==> flow/design.v <==
module fir_filter(
    input               		clk,
    input               		n_rst,
    input  		signed	[7:0] 	din,    
    output reg 	signed 	[7:0] 	dout 
);
localparam signed B0 = -24;
localparam signed B1 = -21;
localparam signed B2 =   0;
localparam signed B3 =  37;
localparam signed B4 =  80;
localparam signed B5 = 114;
localparam signed B6 = 127;
reg signed [7:0] din_d;
reg signed [7:0] din_d1;
reg signed [7:0] din_d2;
reg signed [7:0] din_d3;
reg signed [7:0] din_d4;
reg signed [7:0] din_d5;
reg signed [7:0] din_d6;
reg signed [7:0] din_d7;
reg signed [7:0] din_d8;
reg signed [7:0] din_d9;
reg signed [7:0] din_d10;
reg signed [7:0] din_d11;
reg signed [7:0] din_d12;
wire signed [8:0] sum_w0;
wire signed [8:0] sum_w1;
wire signed [8:0] sum_w2;
wire signed [8:0] sum_w3;
wire signed [8:0] sum_w4;
wire signed [8:0] sum_w5;
wire signed [8:0] sum_w6;
wire signed [16:0] mul_0;
wire signed [16:0] mul_1;
wire signed [16:0] mul_2;
wire signed [16:0] mul_3;
wire signed [16:0] mul_4;
wire signed [16:0] mul_5;
wire signed [16:0] mul_6;
reg signed [16:0] mul_0d;
reg signed [16:0] mul_1d;
reg signed [16:0] mul_2d;
reg signed [16:0] mul_3d;
reg signed [16:0] mul_4d;
reg signed [16:0] mul_5d;
reg signed [16:0] mul_6d;
wire signed [17:0] sum_w00;
wire signed [17:0] sum_w01;
wire signed [17:0] sum_w02;
wire signed [17:0] sum_w03;
reg signed [17:0] sum_w00d;
reg signed [17:0] sum_w01d;
reg signed [17:0] sum_w02d;
reg signed [17:0] sum_w03d;
wire signed [18:0] sum_w000;
wire signed [18:0] sum_w001;
wire signed [19:0] sum_all;
wire signed [7:0] sum_finish;
always @(posedge clk or negedge n_rst) begin
	if (!n_rst) begin 
		din_d <= 8'h0;
	end
	else begin 
		din_d <= din;
	end
end
always @(posedge clk or negedge n_rst) begin
    if (!n_rst) begin 
        dout <= 8'sd0;
	end
    else begin 
        dout <= sum_finish;
	end
end
always @(posedge clk or negedge n_rst) begin
    if (!n_rst) begin
        din_d1  <= 8'sd0; 
        din_d2  <= 8'sd0; 
        din_d3  <= 8'sd0; 
        din_d4  <= 8'sd0;
        din_d5  <= 8'sd0; 
        din_d6  <= 8'sd0; 
        din_d7  <= 8'sd0; 
        din_d8  <= 8'sd0;
        din_d9  <= 8'sd0; 
        din_d10 <= 8'sd0; 
        din_d11 <= 8'sd0; 
        din_d12 <= 8'sd0;
    end else begin
        din_d1  <= din_d;
        din_d2  <= din_d1;
        din_d3  <= din_d2;
        din_d4  <= din_d3;
        din_d5  <= din_d4;
        din_d6  <= din_d5;
        din_d7  <= din_d6;
        din_d8  <= din_d7;
        din_d9  <= din_d8;
        din_d10 <= din_d9;
        din_d11 <= din_d10;
        din_d12 <= din_d11;
    end
end
assign sum_w0 = $signed(din_d) + $signed(din_d12);
assign sum_w1 = $signed(din_d1) + $signed(din_d11);
assign sum_w2 = $signed(din_d2) + $signed(din_d10);
assign sum_w3 = $signed(din_d3) + $signed(din_d9);
assign sum_w4 = $signed(din_d4) + $signed(din_d8);
assign sum_w5 = $signed(din_d5) + $signed(din_d7);
assign sum_w6 = {din_d6[7], din_d6};   
assign mul_0 = $signed(B0) * $signed(sum_w0);
assign mul_1 = $signed(B1) * $signed(sum_w1);
assign mul_2 = $signed(B2) * $signed(sum_w2);
assign mul_3 = $signed(B3) * $signed(sum_w3);
assign mul_4 = $signed(B4) * $signed(sum_w4);
assign mul_5 = $signed(B5) * $signed(sum_w5);
assign mul_6 = $signed(B6) * $signed(sum_w6);
always @(posedge clk or negedge n_rst) begin
    if (!n_rst) begin 
        mul_0d <= 17'sd0;
        mul_1d <= 17'sd0;
        mul_2d <= 17'sd0;
        mul_3d <= 17'sd0;
        mul_4d <= 17'sd0;
        mul_5d <= 17'sd0;
        mul_6d <= 17'sd0;
    end 
	else begin 
        mul_0d <= mul_0;
        mul_1d <= mul_1;
        mul_2d <= mul_2;
        mul_3d <= mul_3;
        mul_4d <= mul_4;
        mul_5d <= mul_5;
        mul_6d <= mul_6;
    end
end
assign sum_w00 = $signed(mul_0d) + $signed(mul_1d); 
assign sum_w01 = $signed(mul_2d) + $signed(mul_3d); 
assign sum_w02 = $signed(mul_4d) + $signed(mul_5d);
assign sum_w03 = $signed(mul_6d);
always @(posedge clk or negedge n_rst) begin
    if (!n_rst) begin
        sum_w00d <= 18'sd0;
        sum_w01d <= 18'sd0;
        sum_w02d <= 18'sd0;
        sum_w03d <= 18'sd0;
    end 
	else begin
        sum_w00d <= sum_w00;
        sum_w01d <= sum_w01;
        sum_w02d <= sum_w02;
        sum_w03d <= sum_w03;
    end
end
assign sum_w000 = $signed(sum_w00d) + $signed(sum_w01d); 
assign sum_w001 = $signed(sum_w02d) + $signed(sum_w03d);
assign sum_all = $signed(sum_w000) + $signed(sum_w001);
assign sum_finish =	((sum_all[19]) && (sum_all[18:16] != 3'b111))? 8'h81 : 
 					((!sum_all[19]) && (sum_all[18:16] != 3'b000))? 8'h7F : sum_all[16:9];
endmodule
# ---- From RTL to reports: fir_filter
# Tool output for the design above, in the order of the flow.
# Line numbers count from 1 in the design file above.
# Operators: Yosys type, input widths -> output width; for muxes data width and select width s.
# Cell names lack the library's common part.
# A cell with - has no value.
dict set report setup {
  top {fir_filter}
  clock {clk}
  library {sky130hd}
  lib_corner {tt_025C_1v80}
}

# ---- After elaboration
# Counts by Yosys on the flattened word-level netlist (proc, flatten, opt, wreduce; memories kept). Register bits leave out memories and registers merged into their read ports (data or address); mux counts leave out enables and synchronous resets folded into registers. Print and check cells are left out. Cells with the same type and inputs are merged into one.
dict set report classes {
  add_sub_neg 10
  multipliers 6
  equal 1
  muxes 2
  n_reduce_logical 4
}
# cell n
set ops {}
lappend ops {{$mul 7x9->16 const A} 2}
lappend ops {{$mul 8x8->16 const A} 1}
lappend ops {{$mul 6x9->15 const A} 1}
lappend ops {{$mul 4x9->13 const A} 1}
lappend ops {{$add 8x8->9} 5}
lappend ops {{$mul 3x9->12 const A} 1}
lappend ops {{$add 19x19->20} 1}
lappend ops {{$add 18x16->19} 1}
lappend ops {{$add 17x17->18} 1}
lappend ops {{$add 16x16->17} 1}
lappend ops {{$add 15x15->16} 1}
lappend ops {{$mux 8} 2}
lappend ops {{$ne 3x3->1 const B} 1}
lappend ops {{$reduce_bool 3->1} 1}
lappend ops {{$logic_and 1x1->1} 2}
lappend ops {{$logic_not 1->1} 1}
dict set report bits {
  ff_bits 266
  inputBits 10
  output_inout_bits 8
  wordCells 47
}

# ---- Logic depth
# Depth = most cells in a row (Yosys ltp): at word level without a register or memory, in the mapped netlist without a sequential cell, where the memories' decode and read muxes count.
dict set report logic_depth {
  ltp_word 6
  ABC_AREA 1
  depth_mapped 29
  mapped_depth_nobuf 29
}

# ---- Mapped cells and area
# Source: synth_stat.txt of the flow (Yosys; design flattened, memories mapped). It holds for the ABC_AREA given above (unset counts as 0); a run with the other value may have another netlist.
# The area totals of this step are shown rounded.
dict set report mapped {
  cell_count 1628
  area_um2 16800
  sequential_area_um2 6580
  flip_flops 263
  buffers 0
}
# cell n area_total_um2
set by_type {}
lappend by_type {dfrtp_1 263 6.58E+03}
lappend by_type {ha_1 277 3.47E+03}
lappend by_type {fa_1 84 1.68E+03}
lappend by_type {inv_1 300 1126.08}
lappend by_type {xor2_1 94 823.29}
lappend by_type {nand2_1 217 814.531}
lappend by_type {a21oi_1 117 585.562}
lappend by_type {xnor2_1 36 315.302}
lappend by_type {nand3_1 52 260.25}
lappend by_type {nor2_1 56 210.202}
lappend by_type {o21ai_0 36 180.173}
lappend by_type {o21bai_1 16 120.115}
lappend by_type {o2111ai_1 8 70.067}
lappend by_type {a31oi_1 10 62.56}
lappend by_type {nand4_1 10 62.56}
lappend by_type {a21o_1 8 60.058}
lappend by_type {nand2_2 6 37.536}
lappend by_type {nor3_1 6 30.029}
# Other cell types: 20; their cells: 32.

# ---- Path before layout
# OpenSTA on the mapped netlist: ideal clock, no wires. The path of least setup slack (recovery checks aside). Input and output delay are each 20% of the period. Register names are those of the netlist, which keeps one name where synthesis merged equal registers.
dict set report synth_path {
  kind {reg2reg}
  start {register din_d1[0]}
  end {register mul_1d[13]}
  tclk_ns 6.0
  setup_time_ns 0.080
  t_first_pin_ns 0.000
  t_arrival_ns 4.915
  required_ns 5.920
  path_slack_ns 1.005
  delay_ns 4.995
  stages 25
  n_path_buf 0
  synth_period_reached_ns 4.995
}
# "delay_ns" = arrival - input delay + setup time.
# "stages": output pins that drive a net of the path, with the launching flip-flop's if there is one; two outputs of one cell count as two.
# "synth_period_reached_ns" = period - worst setup slack (recovery checks aside). The figure is calculated, with input and output delays left at 20% of the set period.
# The rows between start and end are the longest chain of elaborated cells between them; the timing report does not say that the signal goes this way. Where chains are equally long, one stands for them.
# Each line given opens the expression or statement behind the cell; cells for indexed reads and writes are added by Yosys, which also makes memories of some case tables.
dict set report synth_between {
  cell_sequence {dfrtp_1 ha_1 fa_1 a21oi_1 o21bai_1 a21oi_1 o21bai_1 nand2_1 a22oi_1 inv_1 ha_1 inv_1 fa_1 fa_1 inv_1 ha_1 ha_1 a21oi_1 o21ai_0 a21oi_1 o21ai_0 nand2_1 nand2_1 a21oi_1 xnor2_1}
  elab_chain_cells 2
  cone_cells 2
  cone_lines 2
  cone_classes {add/sub (1); mul (1)}
}
# element line
set synth_rtl {}
lappend synth_rtl {{start, declared} 15} ;# reg signed [7:0] din_d1;
lappend synth_rtl {{start, assigned} 78} ;# din_d1  <= 8'sd0;
lappend synth_rtl {{start, assigned} 91} ;# din_d1  <= din_d;
lappend synth_rtl {{$add 8x8->9} 106} ;# assign sum_w1 = $signed(din_d1) + $signed(din_d11);
lappend synth_rtl {{$mul 6x9->15} 113} ;# assign mul_1 = $signed(B1) * $signed(sum_w1);
lappend synth_rtl {{end, assigned} 122} ;# mul_1d <= 17'sd0;
lappend synth_rtl {{end, assigned} 131} ;# mul_1d <= mul_1;
lappend synth_rtl {{end, declared} 42} ;# reg signed [16:0] mul_1d;

# ---- Path in the finished layout
# Path of least setup slack in the final report of entry A (OpenROAD, finished layout, wires in). Where an end is a register, its clock arrival counts in the times.
dict set report layout_path {
  kind {reg2reg}
  start {register din_d1[0]}
  end {register mul_1d[13]}
  tclk_ns 6.0
  setup_time_ns 0.10
  t_first_pin_ns 0.56
  t_arrival_ns 6.02
  required_ns 6.45
  path_slack_ns 0.43
  stages 26
  n_path_buf 1
}
# The rows between start and end are the longest chain of elaborated cells between them; the timing report does not say that the signal goes this way. Where chains are equally long, one stands for them.
dict set report layout_between {
  cell_sequence {dfrtp_1 ha_1 fa_1 a21oi_1 o21bai_1 a21oi_1 o21bai_1 nand2_1 a22oi_2 buf_2 inv_1 ha_1 inv_1 fa_1 fa_1 inv_1 ha_1 ha_1 a21oi_1 o21ai_0 a21oi_1 o21ai_0 nand2_1 nand2_1 a21oi_1 xnor2_2}
  elab_chain_cells 2
  cone_cells 2
  cone_lines 2
  cone_classes {add/sub (1); mul (1)}
}
# element line
set layout_rtl {}
lappend layout_rtl {{start, declared} 15} ;# reg signed [7:0] din_d1;
lappend layout_rtl {{start, assigned} 78} ;# din_d1  <= 8'sd0;
lappend layout_rtl {{start, assigned} 91} ;# din_d1  <= din_d;
lappend layout_rtl {{$add 8x8->9} 106} ;# assign sum_w1 = $signed(din_d1) + $signed(din_d11);
lappend layout_rtl {{$mul 6x9->15} 113} ;# assign mul_1 = $signed(B1) * $signed(sum_w1);
lappend layout_rtl {{end, assigned} 122} ;# mul_1d <= 17'sd0;
lappend layout_rtl {{end, assigned} 131} ;# mul_1d <= mul_1;
lappend layout_rtl {{end, declared} 42} ;# reg signed [16:0] mul_1d;

==> runs of fir_filter <==
Design fir_filter on sky130hd. What follows are 3 stored runs of the flow, each under its own settings; their order means nothing. The constraints put input and output delay at 20% of the set period each and load the outputs with 0.01 pF.
The measured numbers are rounded.

[flow] entry A: files
==> flow/run.sh <==
#!/bin/bash
# the make line also repeats the synthesis and layout settings of config.mk as NAME=value (left out here)
make -C /OpenROAD-flow-scripts/flow DESIGN_CONFIG=/design/flow/config.mk WORK_HOME=/design/flow/orfs CLKGATE_MAP_FILE= finish
==> flow/config.mk <==
export PLATFORM = sky130hd
export DESIGN_NAME = fir_filter
export DESIGN_NICKNAME = fir_filter
export VERILOG_FILES = /design/flow/design.v
export SDC_FILE = /design/flow/constraint.sdc
export NUM_CORES = 4
export LEC_CHECK = 0
export ABC_AREA = 1
export CAP_MARGIN = 30
export CELL_PAD_IN_SITES_GLOBAL_PLACEMENT = 0
export CORE_ASPECT_RATIO = 0.53
export CORE_MARGIN = 10
export CORE_UTILIZATION = 40
export CTS_CLUSTER_SIZE = 82
export GPL_TIMING_DRIVEN = 0
export MIN_ROUTING_LAYER = met2
export SLEW_MARGIN = 35
==> flow/constraint.sdc <==
create_clock -name core_clock -period 6.0 [get_ports {clk}]
set_input_delay 1.2000 -clock core_clock [delete_from_list [all_inputs] [get_ports {clk}]]
set_output_delay 1.2000 -clock core_clock [all_outputs]
set_load 0.01 [all_outputs]

[flow] entry A: metrics
[metrics] die_area_um2 = 50900
[metrics] fin_hold_ws_ns = 0.347
[metrics] synthesis_area_um2 = 16800
[metrics] setup_worst_slack_ns = 0.433
[metrics] finish.stdcell_area_um2 = 18600
[metrics] setup_tns_ns = 0.000

[flow] entry B: files
==> flow/run.sh <==
#!/bin/bash
# the make line also repeats the synthesis and layout settings of config.mk as NAME=value (left out here)
make -C /OpenROAD-flow-scripts/flow DESIGN_CONFIG=/design/flow/config.mk WORK_HOME=/design/flow/orfs CLKGATE_MAP_FILE= finish
==> flow/config.mk <==
export PLATFORM = sky130hd
export DESIGN_NAME = fir_filter
export DESIGN_NICKNAME = fir_filter
export VERILOG_FILES = /design/flow/design.v
export SDC_FILE = /design/flow/constraint.sdc
export NUM_CORES = 4
export LEC_CHECK = 0
export CAP_MARGIN = 20
export CORE_MARGIN = 2
export CORE_UTILIZATION = 40
export SETUP_SLACK_MARGIN = -0.54
export SLEW_MARGIN = 20
==> flow/constraint.sdc <==
create_clock -name core_clock -period 5.55 [get_ports {clk}]
set_input_delay 1.1100 -clock core_clock [delete_from_list [all_inputs] [get_ports {clk}]]
set_output_delay 1.1100 -clock core_clock [all_outputs]
set_load 0.01 [all_outputs]

[flow] entry B: metrics
[metrics] die_area_um2 = 41700
[metrics] fin_hold_ws_ns = 0.338
[metrics] synthesis_area_um2 = 16000
[metrics] setup_worst_slack_ns = 0.211
[metrics] finish.stdcell_area_um2 = 17900
[metrics] setup_tns_ns = 0.000

[flow] entry C: files
==> flow/run.sh <==
#!/bin/bash
# the make line also repeats the synthesis and layout settings of config.mk as NAME=value (left out here)
make -C /OpenROAD-flow-scripts/flow DESIGN_CONFIG=/design/flow/config.mk WORK_HOME=/design/flow/orfs CLKGATE_MAP_FILE= finish
==> flow/config.mk <==
export PLATFORM = sky130hd
export DESIGN_NAME = fir_filter
export DESIGN_NICKNAME = fir_filter
export VERILOG_FILES = /design/flow/design.v
export SDC_FILE = /design/flow/constraint.sdc
export NUM_CORES = 4
export LEC_CHECK = 0
export CAP_MARGIN = 30
export CELL_PAD_IN_SITES_DETAIL_PLACEMENT = 1
export CORE_ASPECT_RATIO = 1.82
export CORE_MARGIN = 9
export CORE_UTILIZATION = 40
export CTS_CLUSTER_SIZE = 34
export GPL_ROUTABILITY_DRIVEN = 1
export GPL_TIMING_DRIVEN = 1
export MAX_ROUTING_LAYER = met4
export MIN_ROUTING_LAYER = met2
export PLACE_DENSITY_LB_ADDON = 0.07
export SETUP_SLACK_MARGIN = -0.6
export SLEW_MARGIN = 25
==> flow/constraint.sdc <==
create_clock -name core_clock -period 6.0 [get_ports {clk}]
set_input_delay 1.2000 -clock core_clock [delete_from_list [all_inputs] [get_ports {clk}]]
set_output_delay 1.2000 -clock core_clock [all_outputs]
set_load 0.01 [all_outputs]

[flow] entry C: metrics
[metrics] die_area_um2 = 48000
[metrics] fin_hold_ws_ns = 0.337
[metrics] synthesis_area_um2 = 16000
[metrics] setup_worst_slack_ns = 0.431
[metrics] finish.stdcell_area_um2 = 17800
[metrics] setup_tns_ns = 0.000
